==> flow/design.v <==
module multiplier  #(parameter width = 16)
   ( input    signed  [width-1 : 0] multiplicand,
     input    signed  [width-1 : 0] multiplier,   
     output   signed  [2 * width - 1 : 0] product
   ) ;
   assign  product = multiplicand * multiplier ;
endmodule
module  adder  #(parameter width = 32)  
		( input   signed [width-1 : 0] a ,
		  input   signed [width-1 : 0] b , 
		  output  signed [width-1 : 0] sum
		) ;
    assign   sum = a + b ;
endmodule
module accumulator #(parameter width = 32) 
	(input    clk,
     	 input    ena,
         input    reset,
         input	  signed [width - 1 : 0] acc_in,
   	 output   reg signed [width - 1 : 0] acc_out
	) ;
   always @(posedge clk) begin
      if (reset)  acc_out <= 0 ;
      else if (ena) acc_out <= acc_in ;
   end
endmodule
module mac_demo(input    clk, 
           input    reset, 
           input    ena,
   	   input    signed [16-1 : 0] k,
           input    signed [16-1 : 0] x,   
           output   signed [2 * 16 - 1 : 0] acc_out
          ) ;
           wire     signed [2 * 16 - 1 : 0] p ;
           wire     signed [2 * 16 - 1 : 0] acc_in ;
   multiplier  #(.width(16)) mult_0(.multiplicand(k),
                                          .multiplier(x),
                       			  .product(p)
                			  ) ;
   adder     #(.width(2*16)) add_0(.a(p),
                			 .b(acc_out),
                			 .sum(acc_in)
               				) ;
   accumulator  #(.width(2*16))  acc_0(.clk(clk),
                   			     .reset(reset),
                   			     .ena(ena),
                   			     .acc_in(acc_in),
                   			     .acc_out(acc_out)
                   			) ;
endmodule
From RTL to reports: mac_demo
The steps from the RTL of mac_demo to its reports follow in flow order.
Lines are those of the file above, counted from 1.
Library cell names are shortened.
Not given: -

inputs
  design top = mac_demo
  clock = clk
  cell library = sky130hd
  timing corner = tt_025C_1v80

Word level
Source: Yosys, flattened and elaborated, memories not mapped. Widths are those after wreduce; folded enables and synchronous resets count as part of the registers. Registers that Yosys merges into a memory's read port (data or address) are not register bits. Print and check cells do not count. Equal cells are merged and count once.

cells by class
  add/sub/neg operators = 1
  $mul = 1

operators by type and width
  cell                          count
  multiplier 16 x 16 -> 32 bit  1
  adder 32 bit                  1

bit counts
  register bits after elaboration = 32
  bits of input ports = 35
  word-level cells = 3

Depth
Yosys ltp: most cells in a row. Word level: on the elaborated netlist, between registers, memories and ports. Mapped: between sequential cells and ports; inverters and the memories' decode and read muxes count.

depth
  depth after elaboration = 2
  ABC_AREA = 0
  depth in mapped cells = 25
  depth with buffers taken out = 23

After synthesis
The flow's flattened synthesis, as Yosys stat reports it; memories are mapped. The netlist is that of the ABC_AREA named above (0 if unset); the other value can give another one.
The area totals of this step are shown rounded.

mapped netlist
  area of sequential cells = 640 sq um
  flip-flop cells = 32
  cell count = 1,305
  chip area (Yosys) = 12,000 sq um
  buffers = 42

cell types
  type      count
  fa_1      292
  inv_1     341
  ha_1      98
  and2_1    122
  dfxtp_1   32
  nand2_1   145
  xnor2_1   20
  nor2_1    46
  clkbuf_1  39
  a21oi_1   27
  xor2_1    12
  mux2i_1   8
  o21ai_0   15
  a211oi_1  8
  a21o_1    8
  o21bai_1  7
  nand3_1   8
  o21a_1    5

Not listed: further types 41, cells in them 72.
The figures by module come from a second, unflattened synthesis with its own total; it is not the netlist above.

second synthesis, totals
  cell total of the unflattened synthesis = 1,397
  area (unflattened synthesis) = 13,000 sq um

Rows give one instance, submodules left out.

modules
  module                  area (sq um)  cells  times used  seq. area (sq um)
  multiplier (width=16)   9,800         1,073  1           0.0
  adder (width=32)        1,600         221    1           0.0
  accumulator (width=32)  1,200         103    1           640
  mac_demo                0.0           0      1           0.0

Worst setup path after synthesis
Source: OpenSTA report_checks on the synthesized netlist (no wires, ideal clock, input and output delay 20% of the period each), path of least setup slack; recovery checks are left aside. Register names are those of the netlist, which keeps one name where synthesis merged equal registers.

timing path post-synthesis
  path kind = input -> register
  start = in k[15]
  end = reg acc_0.acc_out[31]
  path buffers = 2
  period = 7,000 ps
  input delay = 1,400 ps
  path delay = 5,691 ps
  slack = -91 ps
  data arrival time = 7,000 ps
  driving pins on the path = 23
  required time = 6,909 ps
  library setup time = 91 ps
  period reached after synthesis = 7,091 ps

"path delay" is the arrival time less input delay plus setup time.
"driving pins on the path": output pins that drive a net of the path, with the launching flip-flop's if there is one; two outputs of one cell count as two.
"period reached after synthesis" is the clock period less the worst setup slack; recovery checks do not enter. This is arithmetic on one report: input and output delays are still those of the set period (20% each).
The rows between start and end are the longest chain of elaborated cells between them; the timing report does not say that the signal goes this way. Where chains are equally long, one stands for them.
Each line given opens the expression or statement behind the cell; cells for indexed reads and writes are added by Yosys, which also makes memories of some case tables.

between the ends, post-synthesis
  cell sequence = clkbuf_1 nand2_1 inv_1 fa_1 inv_1 fa_1 inv_1 fa_1 fa_1 fa_1 inv_1 fa_1 inv_1 ha_1 clkbuf_1 a21o_1 a21oi_1 o21bai_1 a41o_1 nand4_1 a21oi_1 or3_1 a311oi_1
  length of the longest elaborated chain = 2

RTL lines, path post-synthesis
  item                          line  source
  start: declaration            30    input signed [16-1 : 0] k,
  multiplier 16 x 16 -> 32 bit  6
  adder 32 bit                  13    assign   sum = a + b ;
  end: assignment               23    if (reset)  acc_out <= 0 ;
  end: assignment               24    else if (ena) acc_out <= acc_in ;
  end: declaration              20    output reg signed [width - 1 : 0] acc_out

Worst path after layout
Path of least setup slack in the final report of entry B (OpenROAD, finished layout, wires in). Where an end is a register, its clock arrival counts in the times.
The report prints the path's times to 10 ps; the period is as set.

timing path after layout
  path kind = input -> register
  start = in k[11]
  end = reg acc_0.acc_out[24]
  required time = 7,230 ps
  library setup time = 60 ps
  period = 7,000 ps
  input delay = 1,400 ps
  slack = -220 ps
  driving pins on the path = 24
  path buffers = 5
  data arrival time = 7,440 ps

The rows between start and end are the longest chain of elaborated cells between them; the timing report does not say that the signal goes this way. Where chains are equally long, one stands for them.

between the ends, after layout
  cell sequence = buf_2 buf_4 nand2_2 fa_1 fa_2 fa_1 inv_2 fa_1 fa_1 inv_2 fa_1 inv_2 ha_4 o211ai_1 and3_1 a41oi_4 buf_6 buf_4 buf_6 a31oi_4 nor2_2 o21ai_2 or4_1 nand3_1
  length of the longest elaborated chain = 2

RTL lines, path after layout
  item                          line  source
  start: declaration            30    input signed [16-1 : 0] k,
  multiplier 16 x 16 -> 32 bit  6
  adder 32 bit                  13    assign   sum = a + b ;
  end: assignment               23    if (reset)  acc_out <= 0 ;
  end: assignment               24    else if (ena) acc_out <= acc_in ;
  end: declaration              20    output reg signed [width - 1 : 0] acc_out

Wiki page: mac_demo / flow data

Measured results for mac_demo: 3 stored runs of the Yosys and OpenROAD flow on sky130hd. The settings differ; the order carries no meaning. The constraints put input and output delay at 20% of the set period each and load the outputs with 0.01 pF.
"period achieved" means the clock period less the worst setup slack. The figure is calculated, with input and output delays left at 20% of the set period.
"worst path time" means the part of the period allowed to the worst setup path (the constraints hold back 20% at inputs and 20% at outputs) less its slack; where the path has registers, the arrival times of their clocks count too.
"worst path time" is known to 10 ps.
Results are given in rounded form.
Settings: - = not set for that run.
Results: - = not shown.

setting or result                        entry A  entry B            entry C
CELL_PAD_IN_SITES_DETAIL_PLACEMENT       2        2                  -
CORE_ASPECT_RATIO                        0.73     1.1                -
CORE_MARGIN                              9        2                  2
CORE_UTILIZATION                         50       40                 40
CTS_CLUSTER_SIZE                         15       41                 -
GPL_ROUTABILITY_DRIVEN                   1        -                  -
GPL_TIMING_DRIVEN                        0        -                  -
MAX_ROUTING_LAYER                        met4     met4               -
PLACE_DENSITY_LB_ADDON                   0.22     -                  -
SETUP_SLACK_MARGIN                       -0.19    1.95               1.52
SLEW_MARGIN                              40       20                 20
TNS_END_PERCENT                          60       -                  -
period_ns                                9.01     7.0                6.89
CAP_MARGIN                               20       15                 20
CELL_PAD_IN_SITES_GLOBAL_PLACEMENT       -        2                  -
CTS_CLUSTER_DIAMETER                     -        289                -
synthesis area (sq um)                   -        12,000             12,000
die size (sq um)                         -        31,000             31,000
standard-cell area after layout (sq um)  -        16,000             16,000
post-layout utilization                  -        0.54               0.53
worst setup slack after layout (ps)      -        -220               110
final setup TNS (ps)                     -        -1,100             0
worst hold slack (ps)                    -        520                510
period achieved (ps)                     -        7,217              6,781
worst path time (ps)                     -        5,820              5,400
type of the worst setup path             -        input -> register  input -> register

Entry A: unfinished; error DPL-0033 in placement
